==> flow/design.v <==
`timescale 1ns / 1ps
module spi_module
(
    input               I_clk       ,  
    input               I_rst_n     , 
    input               I_tx_en     , 
    input        [15:0]  I_data_in   , 
    output  reg  [7:0]  O_data_out  , 
    input               I_spi_miso  ,  
    output  reg         O_spi_sck   ,  
    output  reg         O_spi_cs    ,  
    output  reg         O_spi_mosi     
);
reg [5:0]   state      ; 
always @(posedge I_clk)
begin
    if(!I_rst_n)
        begin
            state  <=  6'd0    ;
            O_spi_cs    <=  1'b1    ;
            O_spi_sck   <=  1'b0    ;
            O_spi_mosi  <=  1'b0    ;
            O_data_out  <=  8'd0    ;
        end 
    else if(I_tx_en) 
        begin
            if(state==6'd50)
            begin
                state  <=  6'd0                    ; 
            end 
             O_spi_cs    <=  1'b0    ;  
            case(state)
                6'd1, 6'd3 , 6'd5 , 6'd7  , 
                6'd9, 6'd11, 6'd13, 6'd15 ,
                6'd17, 6'd19, 6'd21, 6'd23 ,
                6'd25 , 6'd27, 6'd29, 6'd31 : 
                    begin
                        O_spi_sck   <=  1'b1                ;
                        state  <=  state + 1'b1   ;
                    end
                6'd0:     
                    begin
                        O_spi_mosi  <=  I_data_in[15]        ;
                        O_spi_sck   <=  1'b0                ;
                        state  <=  state + 1'b1   ;          
                    end
                6'd2:     
                    begin
                        O_spi_mosi  <=  I_data_in[14]        ;
                        O_spi_sck   <=  1'b0                ;
                        state  <=  state + 1'b1   ;
                    end
                6'd4:     
                    begin
                        O_spi_mosi  <=  I_data_in[13]        ;
                        O_spi_sck   <=  1'b0                ;
                        state  <=  state + 1'b1   ;
                    end 
                6'd6:     
                    begin
                        O_spi_mosi  <=  I_data_in[12]        ;
                        O_spi_sck   <=  1'b0                ;
                        state  <=  state + 1'b1   ;
                    end 
                6'd8:     
                    begin
                        O_spi_mosi  <=  I_data_in[11]        ;
                        O_spi_sck   <=  1'b0                ;
                        state  <=  state + 1'b1   ;
                    end                            
                6'd10:     
                    begin
                        O_spi_mosi  <=  I_data_in[10]        ;
                        O_spi_sck   <=  1'b0                ;
                        state  <=  state + 1'b1   ;
                    end 
                6'd12:     
                    begin
                        O_spi_mosi  <=  I_data_in[9]        ;
                        O_spi_sck   <=  1'b0                ;
                        state  <=  state + 1'b1   ;
                    end 
                6'd14:     
                    begin
                        O_spi_mosi  <=  I_data_in[8]        ;
                        O_spi_sck   <=  1'b0                ;
                        state  <=  state + 1'b1   ;
                    end
                                   6'd16:     
                                       begin
                                           O_spi_mosi  <=  I_data_in[7]        ;
                                           O_spi_sck   <=  1'b0                ;
                                           state  <=  state + 1'b1   ;
                                       end
                                   6'd18:     
                                       begin
                                           O_spi_mosi  <=  I_data_in[6]        ;
                                           O_spi_sck   <=  1'b0                ;
                                           state  <=  state + 1'b1   ;
                                       end
                                   6'd20:     
                                       begin
                                           O_spi_mosi  <=  I_data_in[5]        ;
                                           O_spi_sck   <=  1'b0                ;
                                           state  <=  state + 1'b1   ;
                                       end 
                                   6'd22:     
                                       begin
                                           O_spi_mosi  <=  I_data_in[4]        ;
                                           O_spi_sck   <=  1'b0                ;
                                           state  <=  state + 1'b1   ;
                                       end 
                                   6'd24:     
                                       begin
                                           O_spi_mosi  <=  I_data_in[3]        ;
                                           O_spi_sck   <=  1'b0                ;
                                           state  <=  state + 1'b1   ;
                                       end                            
                                   6'd26:     
                                       begin
                                           O_spi_mosi  <=  I_data_in[2]        ;
                                           O_spi_sck   <=  1'b0                ;
                                           state  <=  state + 1'b1   ;
                                       end 
                                   6'd28:     
                                       begin
                                           O_spi_mosi  <=  I_data_in[1]        ;
                                           O_spi_sck   <=  1'b0                ;
                                           state  <=  state + 1'b1   ;
                                       end 
                                   6'd30:     
                                       begin
                                           O_spi_mosi  <=  I_data_in[0]        ;
                                           O_spi_sck   <=  1'b0                ;
                                           state  <=  state + 1'b1   ;
                                       end
                6'd32, 6'd34 , 6'd36 , 6'd38  , 
                6'd40, 6'd42, 6'd44, 6'd46, 6'd48 : 
                    begin
                        O_spi_sck  <=  1'b0                ;
                        state  <=  state + 1'b1   ;
                    end
                6'd33:     
                    begin                       
                        O_spi_sck       <=  1'b1                ;
                        state      <=  state + 1'b1   ;
                    end
                6'd35:     
                    begin
                        O_spi_sck       <=  1'b1                ;
                        state      <=  state + 1'b1   ;
                        O_data_out[7]   <=  I_spi_miso          ; 
                    end
                6'd37:     
                    begin
                        O_spi_sck       <=  1'b1                ;
                        state      <=  state + 1'b1   ;
                        O_data_out[6]   <=  I_spi_miso          ; 
                    end 
                6'd39:     
                    begin
                        O_spi_sck       <=  1'b1                ;
                        state      <=  state + 1'b1   ;
                        O_data_out[5]   <=  I_spi_miso          ; 
                    end 
                6'd41:     
                    begin
                        O_spi_sck       <=  1'b1                ;
                        state      <=  state + 1'b1   ;
                        O_data_out[4]   <=  I_spi_miso          ; 
                    end                            
                6'd43:     
                    begin
                        O_spi_sck       <=  1'b1                ;
                        state      <=  state + 1'b1   ;
                        O_data_out[3]   <=  I_spi_miso          ; 
                    end 
                6'd45:     
                    begin
                        O_spi_sck       <=  1'b1                ;
                        state      <=  state + 1'b1   ;
                        O_data_out[2]   <=  I_spi_miso          ; 
                    end 
                6'd47:     
                    begin
                        O_spi_sck       <=  1'b1                ;
                        state      <=  state + 1'b1   ;
                        O_data_out[1]   <=  I_spi_miso          ; 
                    end
                        6'd49:     
                                 begin
                                     O_spi_sck       <=  1'b1                ;
                                     state      <=  state + 1'b1   ;
                                     O_data_out[0]   <=  I_spi_miso          ; 
                                      O_spi_cs<=1'b1;
                                 end
                default:; 
            endcase 
        end    
    else
        begin
            state  <=  6'd0    ;
            O_spi_cs    <=  1'b1    ;
            O_spi_sck   <=  1'b0    ;
            O_spi_mosi  <=  1'b0    ;
            O_data_out  <=  8'd0    ;
        end   
end
endmodule
`timescale 1ns / 1ps
module spi_control(
        clk,
        I_rst_n,
        I_tx_en,
        rst,
        spi_x_out,
        spi_y_out,
        I_spi_miso,
        O_spi_sck,
        O_spi_cs,
        O_spi_mosi
    );
    input clk;
    output reg [3:0]spi_x_out;
    output reg[3:0]spi_y_out;
    input  I_rst_n; 
    input  I_tx_en;
    input  rst; 
    input    I_spi_miso;  
    output  wire         O_spi_sck;  
    output  wire         O_spi_cs  ;  
    output  wire         O_spi_mosi ;    
    wire [7:0]spi_data_out;
    reg [15:0]spi_data_in;
    spi_module spi(
        .I_clk(clk),
        .I_rst_n(I_rst_n), 
        .I_tx_en(I_tx_en), 
        .I_data_in(spi_data_in), 
        .O_data_out(spi_data_out), 
       .I_spi_miso(I_spi_miso) ,  
       .O_spi_sck(O_spi_sck)   ,  
       .O_spi_cs(O_spi_cs)    ,  
       .O_spi_mosi(O_spi_mosi)    
    );
    integer i;
    always@(posedge clk)
    begin
      if(rst)
      begin
        i=0;
        spi_data_in<=16'b0;
        spi_x_out<=4'b0;
        spi_y_out<=4'b0;
      end
      else
      begin
        i=i+1;
        if(i==1)
        begin
            spi_data_in<=16'b0000_1011_0000_1111;
        end
        else if(i==100)
        begin
             spi_y_out<=spi_data_out[3:0];
        end
        else if(i==101)
        begin
            spi_data_in<=16'b0000_1011_0001_0001;
        end
        else if(i==200)
        begin
             spi_x_out<=spi_data_out[3:0];
             i=0;
        end
      end
    end
endmodule
`timescale 1ns / 1ps
module draw_bullet1 #(parameter R=12)(
        clk,
        hcount,
        vcount,
        x,
        y,
        pixel
    );
    input clk;
    input [10:0]hcount;
    input [9:0]vcount;
    output wire [11:0]pixel;
    input [10:0]x;
    input [9:0]y;
    reg[11:0]color;
    always@(posedge clk)
    begin
        if ((hcount-x)*(hcount-x)+(vcount-y)*(vcount-y)<=R*R)
            color<=12'b1111_1111_1111;
        else
            color<=12'b0;
    end
    assign pixel=color;
endmodule
`timescale 1ns / 1ps
module draw_bullet2 #(parameter R=12)(
        clk,
        hcount,
        vcount,
        x,
        y,
        pixel
    );
    input clk;
    input [10:0]hcount;
    input [9:0]vcount;
    output wire [11:0]pixel;
    input [10:0]x;
    input [9:0]y;
    reg[11:0]color;
    always@(posedge clk)
    begin
        if ((hcount-x)*(hcount-x)+(vcount-y)*(vcount-y)<=R*R)
            color<=12'b1111_1111_1111;
        else
            color<=12'b0;
    end
    assign pixel=color;
endmodule
`timescale 1ns / 1ps
module bullet_move #(parameter X=500,Y=500)(
        frame,
        clk,
        rst,
        score,
        x,
        y,
        over
    );
    input frame;
    input clk;
    input rst;
    output reg [15:0]score;  
    output reg [10:0]x;
    output reg [9:0]y;
    input over;
    reg over_reg;
    reg [1:0] v_x;
    reg [1:0] v_y;
    reg sw_x; 
    reg sw_y; 
    always@(posedge clk)
    begin
        if(rst)
        begin
            x<=X;
            y<=Y;
            v_x<=2;
            v_y<=2;
            score<=0;
            sw_x<=0;
            sw_y<=0;
        end
        else if ( frame == 1 &&over==0) 
        begin
                    if(x==2||x==3)begin sw_x<=1;score<=score+1'b1;end
                     else if(x==762||x==761)begin sw_x<=0;score<=score+1'b1;end
                     if(y==36||y==37)begin sw_y<=1;score<=score+1'b1;end
                     else if (y==562||y==561)begin sw_y<=0;score<=score+1'b1;end
              if(sw_x==0)x<=x-v_x;
              else x<=x+v_x;
              if(sw_y==0)y<=y-v_y;
              else y<=y+v_y;
                   if(score[3:0]==10)
                            begin score[3:0]<=0;score[7:4]<=score[7:4]+1;end
                            if(score[7:4]==10)
                            begin score[7:4]<=0;score[11:8]<=score[11:8]+1;end
                            if(score[11:8]==10)
                            begin score[11:8]<=0;score[15:12]<=score[15:12]+1;end
                            if(score[15:12]==10)
                            begin score[11:8]<=0;end      
        end
    end
endmodule
`timescale 1ns / 1ps
module bullet_move2 #(parameter X=200,Y=500)(
        frame,
        clk,
        rst,
        x,
        y
    );
    input frame;
    input clk;
    input rst;
    output reg [10:0]x;
    output reg [9:0]y;
    reg over_reg;
    reg [1:0] v_x;
    reg [1:0] v_y;
    reg sw_x; 
    reg sw_y; 
    reg [3:0]tcount;
    always@(posedge clk)
    begin
         if(rst)
         begin
             sw_x<=0;
             sw_y<=0;
         end
         else
         begin
             if(x<=2)begin sw_x<=1;end
             else if(x>=762)begin sw_x<=0;end
             if(y<=36)begin sw_y<=1;end
             else if (y>=562)begin sw_y<=0;end
         end
    end
    always@(posedge clk)
    begin
        if(rst )
        begin
            x<=X;
            y<=Y;
            v_x<=2;
            v_y<=3;
        end
        else if ( frame == 1 ) 
        begin
              if(sw_x==0)x<=x-v_x;
              else x<=x+v_x;
              if(sw_y==0)y<=y-v_y;
              else y<=y+v_y;
        end
    end
endmodule
`timescale 1ns / 1ps
module draw_player1(
        clk,
        rst,
        frz,
        color_change,
        hcount,
        vcount,
        x,
        y,
        pixel,
        bullet1_x,
        bullet1_y,
        bullet2_x,
        bullet2_y,
        over
    );
    input clk;
    input rst;
    input frz;
    input color_change;
    input [10:0]hcount;
    input [9:0]vcount;
    input [10:0]x;
    input [9:0]y;
    output wire [11:0]pixel;
    input [10:0]bullet1_x;
    input [9:0]bullet1_y;
    input [10:0]bullet2_x;
    input [9:0]bullet2_y;
    output reg over;
    reg [11:0]pixel_reg;
    assign pixel=pixel_reg;
    reg [11:0]color_reg;
    integer R;
    reg [31:0]count;
    always@(posedge clk)
    begin
      if(rst)
      begin
        R<=10;
        count<=0;
        color_reg<=12'b0110_1100_0011;
        over<=0;
      end
      else
      begin
        if(frz)begin color_reg<=12'b0110_1100_0011;over<=0;end
        if(~frz)
         count <=count+1;
         if(count[20]==1&&color_change==0&&R>7)
         begin
            R<=R-2;
            count[20]<=0;
            color_reg<=color_reg+12'b0011_0011_0011;
         end
         if(count[19]==1)
         begin
                count[19] <=0;
                count[20]<=~count[20];
                R<=R+1;
         end
         if(x<2+R||(x+R)>762||(y-R)<36||(y+R)>562||
                  ((x-bullet1_x)*(x-bullet1_x)+(y-bullet1_y)*(y-bullet1_y)<(R+12)*(R+12))
                  ||
                  ((x-bullet2_x)*(x-bullet2_x)+(y-bullet2_y)*(y-bullet2_y)<(R+12)*(R+12))
                  )
         begin over<=1;R<=400;end
         else over<=0;
      end
    end
    always@(posedge clk)
    begin
        if ((hcount-x)*(hcount-x)+(vcount-y)*(vcount-y)<R*R)
        begin
                 pixel_reg<=color_reg;
        end
        else pixel_reg<=12'b0;
    end
endmodule
`timescale 1ns / 1ps
module player1_move #(parameter X = 500, Y = 200)(
    	frame, 
        clk,
        rst,
        frz,
        up,
        down,
        right,
        left,
        x,
        y,
        pattern_select,
        spi_x_out,
        spi_y_out
    );
    input frame;
    input clk;
    input rst;
    input frz;
    input up;
    input down;
    input right;
    input left;
    output reg [10:0]x;
    output reg [9:0]y;
    input pattern_select;
    input [3:0]spi_x_out;
    input [3:0]spi_y_out;
    reg signed [3:0]v_x;
    reg signed [3:0]v_y;
    reg [1:0]xdirect; 
    reg [1:0]ydirect; 
    always@(posedge clk)
    begin
        if ( rst ) 
            begin
                      x<=X;
                      y<=Y;
                      v_x<=1;
                      v_y<=1;
            end
        else if ( frame == 1 ) 
        begin
            if(pattern_select==0)
            begin
               if(left)x<=x-v_x;
               if(right)x<=x+v_x;
               if(up)y<=y-v_y;
               if(down)y<=y+v_y;
            end
            else 
            begin
                if(spi_x_out==1||spi_x_out==2)x<=x-v_x;
                else if(spi_x_out==3||spi_x_out==4)x<=x-2*v_x;
                else if(spi_x_out==4'b1110||spi_x_out==4'b1101)x<=x+v_x;
                else if(spi_x_out==4'b1100||spi_x_out==4'b1011)x<=x+2*v_x;
                if(spi_y_out==1||spi_y_out==2)y<=y+v_y;
                else if(spi_y_out==3||spi_y_out==4)y<=y+2*v_y;
                else if(spi_y_out==4'b1110||spi_y_out==4'b1101)y<=y-v_y;
                else if(spi_y_out==4'b1100||spi_y_out==4'b1011)y<=y-2*v_y;
            end
        end
    end
endmodule
`timescale 1ns / 1ps
module draw_board(
     clk,
     hcount,
     vcount,
     pixel
    );
    input clk;
    input [10:0] hcount;
    input [9:0] vcount;
    output wire [11:0] pixel;
    reg [11:0]pixel_reg;
    assign pixel=pixel_reg;
    always @ (posedge clk)
    begin
        if ( hcount == 0 || vcount == 30 || hcount == 768 || vcount == 568 )
            pixel_reg <= 12'hFFF;
        else
            pixel_reg <= 12'b0;
    end
endmodule
`timescale 1ns / 1ps
module final_out#(parameter WIDTH = 10,   
               HEIGHT = 40)(
    clk,
    rst,
    bullet1,
    bullet2,
    player,
    board,
    final_pixel,
    over,
    hcount,
    vcount
    );
    input clk;
    input rst;
    input [11:0]bullet1;
    input [11:0]bullet2;
    input [11:0]player;
    input [11:0]board;
    input [10:0]hcount;
    input [9:0]vcount;
    input over;
    output reg [11:0]final_pixel;
    reg [11:0]pixel_reg;
    localparam [7:0] x = 120;
    localparam [7:0] y = 245;
    always@(posedge clk)
    begin
        if(rst)begin final_pixel<=0;pixel_reg<=0;end
        else
            if(over==0)
             final_pixel <= board | bullet1 | bullet2 | player;
            else
            begin
                if(over==1)
                  if (
                                    ((hcount >= (x + 5*WIDTH + 3*HEIGHT) && hcount < (x + 6*WIDTH + 3*HEIGHT)) && (vcount >= y && vcount < (y + 2*WIDTH + HEIGHT))) ||  
                                    ((hcount >= (x + 5*WIDTH + 3*HEIGHT) && hcount < (x + 6*WIDTH + 3*HEIGHT)) && (vcount >= (y + 2*WIDTH + HEIGHT) && vcount < (y + 2*WIDTH + 2*HEIGHT))) ||  
                                    ((hcount >= (x + 5*WIDTH + 3*HEIGHT) && hcount < (x + 7*WIDTH + 4*HEIGHT)) && (vcount >= (y + 2*WIDTH + 2*HEIGHT) && vcount < (y + 3*WIDTH + 2*HEIGHT))) ||  
                                    ((hcount >= (x + 8*WIDTH + 4*HEIGHT) && hcount < (x + 10*WIDTH + 5*HEIGHT)) && (vcount >= y && vcount < (y + WIDTH))) ||  
                                    ((hcount >= (x + 8*WIDTH + 4*HEIGHT) && hcount < (x + 9*WIDTH + 4*HEIGHT)) && (vcount >= (y + WIDTH) && vcount < (y + 2*WIDTH + HEIGHT))) ||  
                                    ((hcount >= (x + 8*WIDTH + 4*HEIGHT) && hcount < (x + 9*WIDTH + 4*HEIGHT)) && (vcount >= (y + 2*WIDTH + HEIGHT) && vcount < (y + 2*WIDTH + 2*HEIGHT))) ||  
                                    ((hcount >= (x + 8*WIDTH + 4*HEIGHT) && hcount < (x + 10*WIDTH + 5*HEIGHT)) && (vcount >= (y + 2*WIDTH + 2*HEIGHT) && vcount < (y + 3*WIDTH + 2*HEIGHT))) ||  
                                    ((hcount >= (x + 9*WIDTH + 5*HEIGHT) && hcount < (x + 10*WIDTH + 5*HEIGHT)) && (vcount >= (y + WIDTH) && vcount < (y + 2*WIDTH + HEIGHT))) ||  
                                    ((hcount >= (x + 9*WIDTH + 5*HEIGHT) && hcount < (x + 10*WIDTH + 5*HEIGHT)) && (vcount >= (y + 2*WIDTH + HEIGHT) && vcount < (y + 2*WIDTH + 2*HEIGHT))) || 
                                    ((hcount >= (x + 11*WIDTH + 5*HEIGHT) && hcount < (x + 13*WIDTH + 6*HEIGHT)) && (vcount >= y && vcount < (y + WIDTH))) ||  
                                    ((hcount >= (x + 11*WIDTH + 5*HEIGHT) && hcount < (x + 12*WIDTH + 5*HEIGHT)) && (vcount >= (y + WIDTH) && vcount < (y + WIDTH + HEIGHT))) ||  
                                    ((hcount >= (x + 11*WIDTH + 5*HEIGHT) && hcount < (x + 13*WIDTH + 6*HEIGHT)) && (vcount >= (y + WIDTH + HEIGHT) && vcount < (y + 2*WIDTH + HEIGHT))) ||  
                                    ((hcount >= (x + 12*WIDTH + 6*HEIGHT) && hcount < (x + 13*WIDTH + 6*HEIGHT)) && (vcount >= (y + 2*WIDTH + HEIGHT) && vcount < (y + 2*WIDTH + 2*HEIGHT))) ||  
                                    ((hcount >= (x + 11*WIDTH + 5*HEIGHT) && hcount < (x + 13*WIDTH + 6*HEIGHT)) && (vcount >= (y + 2*WIDTH + 2*HEIGHT) && vcount < (y + 3*WIDTH + 2*HEIGHT))) || 
                                    ((hcount >= (x + 14*WIDTH + 6*HEIGHT) && hcount < (x + 16*WIDTH + 7*HEIGHT)) && (vcount >= y && vcount < (y + WIDTH))) ||  
                                    ((hcount >= (x + 14*WIDTH + 6*HEIGHT + HEIGHT/2) && hcount < (x + 15*WIDTH + 6*HEIGHT + HEIGHT/2)) && (vcount >= y && vcount < (y + 2*WIDTH + HEIGHT))) ||  
                                    ((hcount >= (x + 14*WIDTH + 6*HEIGHT + HEIGHT/2) && hcount < (x + 15*WIDTH + 6*HEIGHT + HEIGHT/2)) && (vcount >= (y + 2*WIDTH + HEIGHT) && vcount < (y + 3*WIDTH + 2*HEIGHT))) 
                                   )
                                   pixel_reg <= 12'h0FF;
                               else 
                                   pixel_reg <= 12'b0;
                  final_pixel<=pixel_reg;     
       end
    end
endmodule
`timescale 1ns / 1ps
module vga(
        clk, 
		rst,
		frz,
		color_change,
		score2,
		vsync,
		hsync,
		VGA_R,
		VGA_G,
		VGA_B,
		up,
		down,
		right,
		left,
		pattern_select,
		over,
		spi_x_out,
		spi_y_out
    );
    input clk; 
    input rst;
    input frz;
    input color_change;
    output vsync;
    output hsync;
    output [3:0] VGA_R;
    output [3:0] VGA_G;
    output [3:0] VGA_B;
    input up;
    input down;
    input right;
    input left;
    wire [15:0]score;
    output wire [15:0]score2;
    input pattern_select;
    input [3:0]spi_x_out;
    input [3:0]spi_y_out;
    wire [11:0]pixel;
    wire [10:0] bullet1_x;
    wire [9:0] bullet1_y;
    wire[11:0]bullet1_pixel;
    wire [10:0] bullet2_x;
    wire [9:0] bullet2_y;
    wire[11:0]bullet2_pixel;
    wire [10:0]player_x;
    wire  [9:0]player_y;
    wire[11:0]player_pixel;
    wire [11:0]board_pixel;
    output wire over;
    reg	 vs;
    reg hs;
    reg [10:0] hcount;
    reg [9:0] vcount;
    reg [9:0] counter;
    reg frame;
    wire hsyncon;
    wire hsyncoff;
    wire hreset;
    wire vclk;
    assign hsyncon = (hcount == 855);
    assign hsyncoff = (hcount == 975);
    assign hreset = (hcount == 1039);
    wire vsyncon,vsyncoff,vreset;
    assign vsyncon = hreset & (vcount == 636);
    assign vsyncoff = hreset & (vcount == 642);
    assign vreset = hreset & (vcount == 665);
    assign vclk = 1'b1;
    always @(posedge clk) 
    begin
        if (rst == 1)  
        begin
            hcount <= 0;
            vcount <= 0;
            vs <= 1;
            hs <= 1;
            counter <= 0;
            frame <= 0;
        end
        else 
        begin
            if ( vclk == 1 ) 
            begin
                hcount <= hreset ? 0 : hcount + 1; 
                hs <= hsyncon ? 0 : hsyncoff ? 1 : hs;   
                vcount <= hreset ? (vreset ? 0 : vcount + 1) : vcount; 
                vs <= vsyncon ? 0 : vsyncoff ? 1 : vs;   
                if ( vs == 0 )
                    counter <= counter + 1;
                if ( counter ==  30 &&  frz == 0)    
                begin
                    counter <= 0;
                    frame <= 1;
                end
                else
                    frame <= 0;
            end
        end
    end
    draw_bullet1 bullet1(
        .clk(clk),
        .hcount(hcount),
        .vcount(vcount),
        .x(bullet1_x),
        .y(bullet1_y),
        .pixel(bullet1_pixel)
    );
    bullet_move movebullet1(
         .frame(frame),
         .clk(clk),
         .rst(rst),
         .score(score2),
         .x(bullet1_x),
         .y(bullet1_y),
         .over(over)
    );
    draw_bullet2 bullet2(
        .clk(clk),
        .hcount(hcount),
        .vcount(vcount),
        .x(bullet2_x),
        .y(bullet2_y),
        .pixel(bullet2_pixel)
    );
    bullet_move2 movebullet2(
         .frame(frame),
         .clk(clk),
         .rst(rst),
         .x(bullet2_x),
         .y(bullet2_y)
    );
    draw_player1 player(
        .clk(clk),
        .rst(rst),
        .frz(frz),
        .hcount(hcount),
        .vcount(vcount),
        .x(player_x),
        .y(player_y),
        .color_change(color_change),
        .pixel(player_pixel),
        .bullet1_x(bullet1_x),
        .bullet1_y(bullet1_y),
        .bullet2_x(bullet2_x),
        .bullet2_y(bullet2_y),
        .over(over)
    );
    player1_move moveplayer1(
    	.frame(frame), 
        .clk(clk),
        .rst(rst),
        .frz(frz),
	    .up(up),
        .down(down),
        .right(right),
        .left(left),
        .x(player_x),
        .y(player_y),
        .pattern_select(pattern_select),
        .spi_x_out(spi_x_out),
        .spi_y_out(spi_y_out)
    );
    draw_board board1(
        .clk(clk),
        .hcount(hcount),
        .vcount(vcount),
        .pixel(board_pixel)
    );
    final_out finalout(
        .clk(clk),
        .rst(rst),
        .bullet1(bullet1_pixel),
        .bullet2(bullet2_pixel),
        .player(player_pixel),
        .board(board_pixel),
        .final_pixel(pixel),
        .over(over),
		.hcount(hcount),
        .vcount(vcount)
    );
    assign VGA_R=pixel[11:8];
    assign VGA_G=pixel[7:4];
    assign VGA_B=pixel[3:0];
    assign vsync = ~vs;
    assign hsync = ~hs;
endmodule
`timescale 1ns / 1ps
module seg_display(
        clk,
        rst,
        seven_seg,
        sel,
        over,
        idata
    );
    input clk;
    input rst;
    input[15:0]idata;
    output [7:0]seven_seg;
    output [7:0]sel;
    input over;
    reg [31:0] count;
    reg [7:0]seg_reg;
    reg[7:0]sel_reg;
    reg [3:0]disp_data;
    assign seven_seg=seg_reg;
    assign sel=sel_reg;
    always@(posedge clk)
    begin
         if(rst)
                count <=0;
         else
         begin
         count <=count+1;
         if(count==500000)
                count <=1;
         end
    end
    always@(*)    
             begin
                 case(count[13:11])
                 3'b000:disp_data<=idata[3:0];
                 3'b001:disp_data<=idata[7:4];
                 3'b010:disp_data<=idata[11:8];
                 3'b011:disp_data<=idata[15:12];             
                 default:disp_data<=4'b1111;
                 endcase
    end 
    always@(*)
    begin
            case(disp_data)
            4'h0: seg_reg=8'hc0;
            4'h1: seg_reg=8'hf9;
            4'h2: seg_reg=8'ha4;
            4'h3: seg_reg=8'hb0;
            4'h4: seg_reg=8'h99;
            4'h5: seg_reg=8'h92;
            4'h6: seg_reg=8'h82;
            4'h7: seg_reg=8'hf8;
            4'h8: seg_reg=8'h80;
            4'h9: seg_reg=8'h90;
            default:seg_reg<=8'hff;
            endcase
    end
    always@(*)
           begin
               case(count[13:11])
               3'b000:sel_reg<=8'b1111_1110;
               3'b001:sel_reg<=8'b1111_1101;
               3'b010:sel_reg<=8'b1111_1011;
               3'b011:sel_reg<=8'b1111_0111;
               3'b100:sel_reg<=8'b1110_1111;
               3'b101:sel_reg<=8'b1101_1111;
               3'b110:sel_reg<=8'b1011_1111;
               3'b111:sel_reg<=8'b0111_1111;
               endcase
     end
endmodule
`timescale 1ns / 1ps
module top_logic(  
		clk,
		rst,
		frz,
		level,
		Dout,
		vsync,
		hsync,
		VGA_R,
		VGA_G,
		VGA_B,
		BTNU,
		BTND,
		BTNL,
		BTNR,
        seven_seg,
        sel,
        pattern_select,
         I_spi_miso,
         O_spi_sck,
         O_spi_cs,
         O_spi_mosi
);
	input clk;
    input rst;
    input frz;
    input [4:0]level;
    input Dout;
    output vsync;
    output hsync;
    output [3:0] VGA_R;
    output [3:0] VGA_G;
    output [3:0] VGA_B;
    input BTNU;
    input BTND;
    input BTNR;
    input BTNL;
    output [7:0]seven_seg;
    output [7:0] sel;
    wire left;
    wire right;
    wire up;
    wire down;
    assign left=BTNL;
    assign right=BTNR;
    assign up=BTNU;
    assign down=BTND;
    input    I_spi_miso;  
    output  wire         O_spi_sck;  
    output  wire         O_spi_cs  ;  
    output  wire         O_spi_mosi ;    
    input pattern_select;
    wire [3:0]spi_x_out;
    wire [3:0]spi_y_out;
    wire [15:0]score;
    wire over;
   spi_control spi(
                .clk(clk),
                .I_rst_n(!rst),
                .I_tx_en(1'b1),
                .rst(rst),
                .spi_x_out(spi_x_out),
                .spi_y_out(spi_y_out),
                .I_spi_miso(I_spi_miso),
                .O_spi_sck(O_spi_sck),
                .O_spi_cs(O_spi_cs),
                .O_spi_mosi(O_spi_mosi)
    );
    vga VGA( 
			 .clk(clk),
			 .rst(rst),
			 .frz(~frz),
			 .color_change(Dout),
			 .score2(score),
			 .vsync(vsync),
			 .hsync(hsync),
			 .VGA_R(VGA_R),
			 .VGA_G(VGA_G),
			 .VGA_B(VGA_B),
			 .up(up),
			 .down(down),
			 .right(right),
			 .left(left),
			 .pattern_select(pattern_select),
			 .over(over),
			 .spi_x_out(spi_x_out),
			 .spi_y_out(spi_y_out)
	);
    seg_display seg(
            .clk(clk),
            .seven_seg(seven_seg),
            .sel(sel),
            .rst(rst),
            .over(over),
            .idata(score)
    );
endmodule
== Reports on top_logic ==
The steps from the RTL of top_logic to its reports follow in flow order.
Line numbers count from 1 in the design file above.
Operators: Yosys type, input widths -> output width; for muxes data width and select width s.
Cell names lack the library's common part.
The mark -- stands for no value.
Design
  design top: top_logic
  clock: clk
  cell library: sky130hd
  timing corner: tt_025C_1v80

== Word level ==
Yosys after proc, flatten, opt, wreduce and memory -nomap, before mapping. Print and check cells are not counted. Equal cells are merged and count once.
Memory sizes are those after Yosys's memory passes, which may raise the word count (mostly to a power of two), join words into wider ones and drop unused or constant bits.
Word-level totals
  register bits: 359
  memory cells: 2
  bits in read-only memories: 176
  word-level cells: 470
  bits in latches: 0
  input port bits: 15
  memory bits (writable): 0
  output and inout bits: 33
  word width x clocked read ports: 8
Operators by class
  bitwise logic cells: 15
  multiplexer cells: 84
  divide/modulo/power cells: 0
  multiply operators: 12
  add/subtract/negate cells: 50
  $lt $le $gt $ge: 39
  shifts and indexed selects: 0
  eq/ne operators: 100
  reduce/logical cells: 119
Memories
  (name not given): depth 16, width 7, read ports 1, write ports 0, line 895  | case(disp_data)
  (name not given): depth 8, width 8, read ports 1, write ports 0, line 911  | case(count[13:11])
Operators by type and width (number)
  $mul 32x32->32: 4
  $mul 11x11->22: 5
  $mul 12x12->24: 3
  $mux 32: 6
  $eq 6x6->1 const B: 19
  $mux 12: 9
  $mux 10: 10
  $mux 11: 9
  $lt 32x32->1: 3
  $eq 6x5->1 const B: 16
  $mux 4: 23
  $add 24x22->25: 3
  $ge 11x9->1 const B: 6
  $lt 11x9->1 const B: 6
  $add 32x1->32 const B: 2
  $gt 32x10->1 const B: 2
  $add 32x2->32 const B: 2
  $add 32x32->32: 2
  $le 32x8->1 const B: 2
  $eq 32x8->1 const B: 2
  $eq 10x10->1 const B: 6
  $sub 11x11->12: 5
  $sub 10x10->11: 5
  $eq 11x10->1 const B: 5
  $reduce_or 25->1: 2
  $reduce_or 50->1: 1
  $eq 4x4->1 const B: 12
  $eq 6x4->1 const B: 8
Other operator kinds: 75; their cells: 241.

== Depth ==
Depth = most cells in a row (Yosys ltp): at word level without a register or memory, in the mapped netlist without a sequential cell, where the memories' decode and read muxes count.
Logic depth
  depth in word-level cells: 20
  ABC_AREA: 0
  mapped depth: 61
  gate-level depth less buffers: 59

== Synthesis result ==
Source: synth_stat.txt of the flow (Yosys; design flattened, memories mapped). It holds for the ABC_AREA given above (unset counts as 0); a run with the other value may have another netlist.
The area totals of this step are shown rounded.
Synthesis totals
  cell area after synthesis: 0.11 mm²
  mapped cells: 12136
  flip-flops: 304
Cells by type (number)
  fa_1: 2361
  ha_1: 1125
  inv_1: 3229
  dfxtp_1: 304
  nor2_1: 990
  xnor2_1: 422
  nand2_1: 880
  xor2_1: 216
  a21oi_1: 356
  o21ai_0: 241
  a21o_1: 114
  clkbuf_1: 227
  nor3_1: 168
  nand3_1: 160
  nand2b_1: 119
  and2_1: 113
  nand4_1: 83
  o21bai_1: 68
Other cell types: 79; their cells: 960.
The figures by module come from a second, unflattened synthesis with its own total; it is not the netlist above.
Second synthesis, totals
  cell total of the unflattened synthesis: 11665
  area (unflattened synthesis): 0.1 mm²
Each row is one instance without its submodules.
By module
  draw_player1: area 0.066 mm², instances 1, seq. area 0.0016 mm², cells 7287
  draw_bullet2: area 0.011 mm², instances 1, seq. area 0.00002 mm², cells 1203
  draw_bullet1: area 0.011 mm², instances 1, seq. area 0.00002 mm², cells 1195
  player1_move: area 0.003 mm², instances 1, seq. area 0.00042 mm², cells 434
  bullet_move: area 0.0026 mm², instances 1, seq. area 0.00074 mm², cells 324
  spi_control: area 0.0025 mm², instances 1, seq. area 0.00086 mm², cells 298
  seg_display: area 0.0023 mm², instances 1, seq. area 0.0008 mm², cells 253
  vga: area 0.0017 mm², instances 1, seq. area 0.00068 mm², cells 191
  bullet_move2: area 0.0016 mm², instances 1, seq. area 0.00044 mm², cells 179
  spi_module: area 0.0011 mm², instances 1, seq. area 0.00034 mm², cells 137
  final_out: area 0.00099 mm², instances 1, seq. area 0.00026 mm², cells 137
  draw_board: area 0.00017 mm², instances 1, seq. area 0.00002 mm², cells 24
  top_logic: area 0.000011 mm², instances 1, seq. area 0 mm², cells 3

== Path before layout ==
Source: OpenSTA report_checks on the synthesized netlist (no wires, ideal clock, input and output delay 20% of the period each), path of least setup slack; recovery checks are left aside. Register names are those of the netlist, which keeps one name where synthesis merged equal registers.
Timing post-synthesis
  path type: reg2reg
  start: register VGA.vcount[0]
  end: register VGA.bullet2.color[10]
  data arrival time: 14203 ps
  path slack: 5705 ps
  delay of the path: 14295 ps
  stages: 61
  data required time: 19908 ps
  period: 20000 ps
  synthesis period reached: 14295 ps
"delay of the path" is the arrival time less input delay plus setup time.
"stages": output pins that drive a net of the path, with the launching flip-flop's if there is one; two outputs of one cell count as two.
"synthesis period reached" = period - worst setup slack (recovery checks aside). The figure is calculated, with input and output delays left at 20% of the set period.
The rows between start and end are the longest chain of elaborated cells between them; the timing report does not say that the signal goes this way. Where chains are equally long, one stands for them.
Each line given opens the expression or statement behind the cell; cells for indexed reads and writes are added by Yosys, which also makes memories of some case tables.
On the way, post-synthesis
  cell sequence: dfxtp_1 -> clkbuf_1 -> inv_2 -> ha_1 -> fa_1 -> nor2b_1 -> o21ai_0 -> a21boi_0 -> o21ai_0 -> a21boi_0 -> o21ai_0 -> a21boi_0 -> o21ai_0 -> nand2b_1 -> clkinv_1 -> nand2_1 -> inv_1 -> fa_1 -> (+25 left out) -> inv_1 -> fa_1 -> inv_1 -> fa_1 -> inv_1 -> ha_1 -> clkbuf_1 -> and3b_1 -> nor4_1 -> o2111ai_1 -> nor4_1 -> o2111ai_1 -> a2111oi_0 -> and3_1 -> nand4_1 -> nor4_1 -> nand3_1 -> nor4_1
  length of the longest elaborated chain: 5
  elaborated cells on any way between the ends: 5
Ends and longest elaborated chain, post-synthesis
  start: declaration: line 718  | reg [9:0] vcount;
  start: assignment: line 738  | vcount <= 0;
  start: assignment: line 750  | vcount <= hreset ? (vreset ? 0 : vcount + 1) : vcount;
  $sub 10x10->11: line 322  | if ((hcount-x)*(hcount-x)+(vcount-y)*(vcount-y)<=R*R)
  $mul 11x11->22: line 322
  $add 32x32->32: line 322
  $le 32x8->1: line 322
  $mux 12: line 322
  end: assignment: line 323  | color<=12'b1111_1111_1111;
  end: assignment: line 325  | color<=12'b0;
  end: declaration: line 319  | reg[11:0]color;

== Worst path after layout ==
From the final timing report of run A: the path of least setup slack in the routed layout; clock arrival at registers is part of the times.
The report prints the path's times to 10 ps; the period is as set.
Timing after layout
  path type: reg2reg
  start: register VGA.vcount[0]
  end: register VGA.bullet2.color[10]
  path slack: 11260 ps
  stages: 60
  period: 28400 ps
  data arrival time: 17720 ps
  data required time: 28980 ps
The rows between start and end are the longest chain of elaborated cells between them; the timing report does not say that the signal goes this way. Where chains are equally long, one stands for them.
On the way, after layout
  cell sequence: dfxtp_1 -> inv_2 -> ha_1 -> fa_1 -> nor2b_1 -> o21ai_0 -> a21boi_0 -> o21ai_0 -> a21boi_0 -> o21ai_0 -> a21boi_0 -> o21ai_0 -> nand2b_1 -> clkinv_1 -> nand2_1 -> xnor2_1 -> ha_1 -> inv_1 -> (+24 left out) -> fa_1 -> inv_1 -> fa_1 -> inv_1 -> fa_1 -> inv_1 -> ha_1 -> and3b_1 -> nor4_1 -> o2111ai_1 -> nor4_1 -> o2111ai_1 -> a2111oi_0 -> and3_1 -> nand4_1 -> nor4_1 -> nand3_1 -> nor4_1
  length of the longest elaborated chain: 5
  elaborated cells on any way between the ends: 5
Ends and longest elaborated chain, after layout
  start: declaration: line 718  | reg [9:0] vcount;
  start: assignment: line 738  | vcount <= 0;
  start: assignment: line 750  | vcount <= hreset ? (vreset ? 0 : vcount + 1) : vcount;
  $sub 10x10->11: line 322  | if ((hcount-x)*(hcount-x)+(vcount-y)*(vcount-y)<=R*R)
  $mul 11x11->22: line 322
  $add 32x32->32: line 322
  $le 32x8->1: line 322
  $mux 12: line 322
  end: assignment: line 323  | color<=12'b1111_1111_1111;
  end: assignment: line 325  | color<=12'b0;
  end: declaration: line 319  | reg[11:0]color;

Lab notebook: top_logic

Record of 2 stored runs of the RTL-to-layout flow on top_logic, platform sky130hd. The runs are unordered. Constraints: input delay and output delay 20% of the set period each, output load 0.01 pF.
"achieved clock period" = clock period - worst setup slack. The figure is calculated, with input and output delays left at 20% of the set period.
"worst setup path time" = time allowed to the worst setup path (clock period - input delay - output delay, where it has them) - its slack; a late launch clock adds to it, a late capture clock takes from it.
"worst setup path time" is known to 10 ps.
The measured numbers are rounded.

Run A
==> flow/run.sh <==
#!/bin/bash
# the make line also repeats the synthesis and layout settings of config.mk as NAME=value (left out here)
make -C /OpenROAD-flow-scripts/flow DESIGN_CONFIG=/design/flow/config.mk WORK_HOME=/design/flow/orfs CLKGATE_MAP_FILE= finish
==> flow/config.mk <==
export PLATFORM = sky130hd
export DESIGN_NAME = top_logic
export DESIGN_NICKNAME = top_logic
export VERILOG_FILES = /design/flow/design.v
export SDC_FILE = /design/flow/constraint.sdc
export NUM_CORES = 4
export LEC_CHECK = 0
export ABC_AREA = 0
export CAP_MARGIN = 20
export CELL_PAD_IN_SITES_DETAIL_PLACEMENT = 0
export CELL_PAD_IN_SITES_GLOBAL_PLACEMENT = 0
export CORE_MARGIN = 3
export CORE_UTILIZATION = 31
export CTS_CLUSTER_DIAMETER = 340
export CTS_CLUSTER_SIZE = 98
export GPL_ROUTABILITY_DRIVEN = 0
export MAX_ROUTING_LAYER = met5
export PLACE_DENSITY_LB_ADDON = 0.14
export SETUP_SLACK_MARGIN = -0.5
export SLEW_MARGIN = 20
==> flow/constraint.sdc <==
create_clock -name core_clock -period 28.4 [get_ports {clk}]
set_input_delay 5.6800 -clock core_clock [delete_from_list [all_inputs] [get_ports {clk}]]
set_output_delay 5.6800 -clock core_clock [all_outputs]
set_load 0.01 [all_outputs]

==> results of run A <==
chip area after synthesis (Yosys): 0.11 mm²
die area: 0.36 mm²
utilization: 33 %
worst setup slack after layout: 11,000 ps
total negative slack: 0 ps
worst hold slack: 460 ps
achieved clock period: 17,139 ps
worst setup path time: 17,140 ps
worst setup path kind: reg2reg

Run B
==> flow/run.sh <==
#!/bin/bash
# the make line also repeats the synthesis and layout settings of config.mk as NAME=value (left out here)
make -C /OpenROAD-flow-scripts/flow DESIGN_CONFIG=/design/flow/config.mk WORK_HOME=/design/flow/orfs CLKGATE_MAP_FILE= finish
==> flow/config.mk <==
export PLATFORM = sky130hd
export DESIGN_NAME = top_logic
export DESIGN_NICKNAME = top_logic
export VERILOG_FILES = /design/flow/design.v
export SDC_FILE = /design/flow/constraint.sdc
export NUM_CORES = 4
export LEC_CHECK = 0
export ABC_AREA = 1
export CAP_MARGIN = 20
export CELL_PAD_IN_SITES_GLOBAL_PLACEMENT = 1
export CORE_ASPECT_RATIO = 1.41
export CORE_MARGIN = 6
export CORE_UTILIZATION = 36
export CTS_CLUSTER_DIAMETER = 184
export CTS_CLUSTER_SIZE = 95
export GPL_ROUTABILITY_DRIVEN = 0
export HOLD_SLACK_MARGIN = 0.09
export MAX_ROUTING_LAYER = met4
export MIN_ROUTING_LAYER = met2
export PLACE_DENSITY_LB_ADDON = 0.11
export SETUP_SLACK_MARGIN = -0.72
export SLEW_MARGIN = 0
export TNS_END_PERCENT = 60
==> flow/constraint.sdc <==
create_clock -name core_clock -period 23.7 [get_ports {clk}]
set_input_delay 4.7400 -clock core_clock [delete_from_list [all_inputs] [get_ports {clk}]]
set_output_delay 4.7400 -clock core_clock [all_outputs]
set_load 0.01 [all_outputs]

==> results of run B <==
chip area after synthesis (Yosys): 0.11 mm²
die area: 0.33 mm²
utilization: 38 %
worst setup slack after layout: 8,500 ps
total negative slack: 0 ps
worst hold slack: 450 ps
achieved clock period: 15,168 ps
worst setup path time: 15,170 ps
worst setup path kind: reg2reg
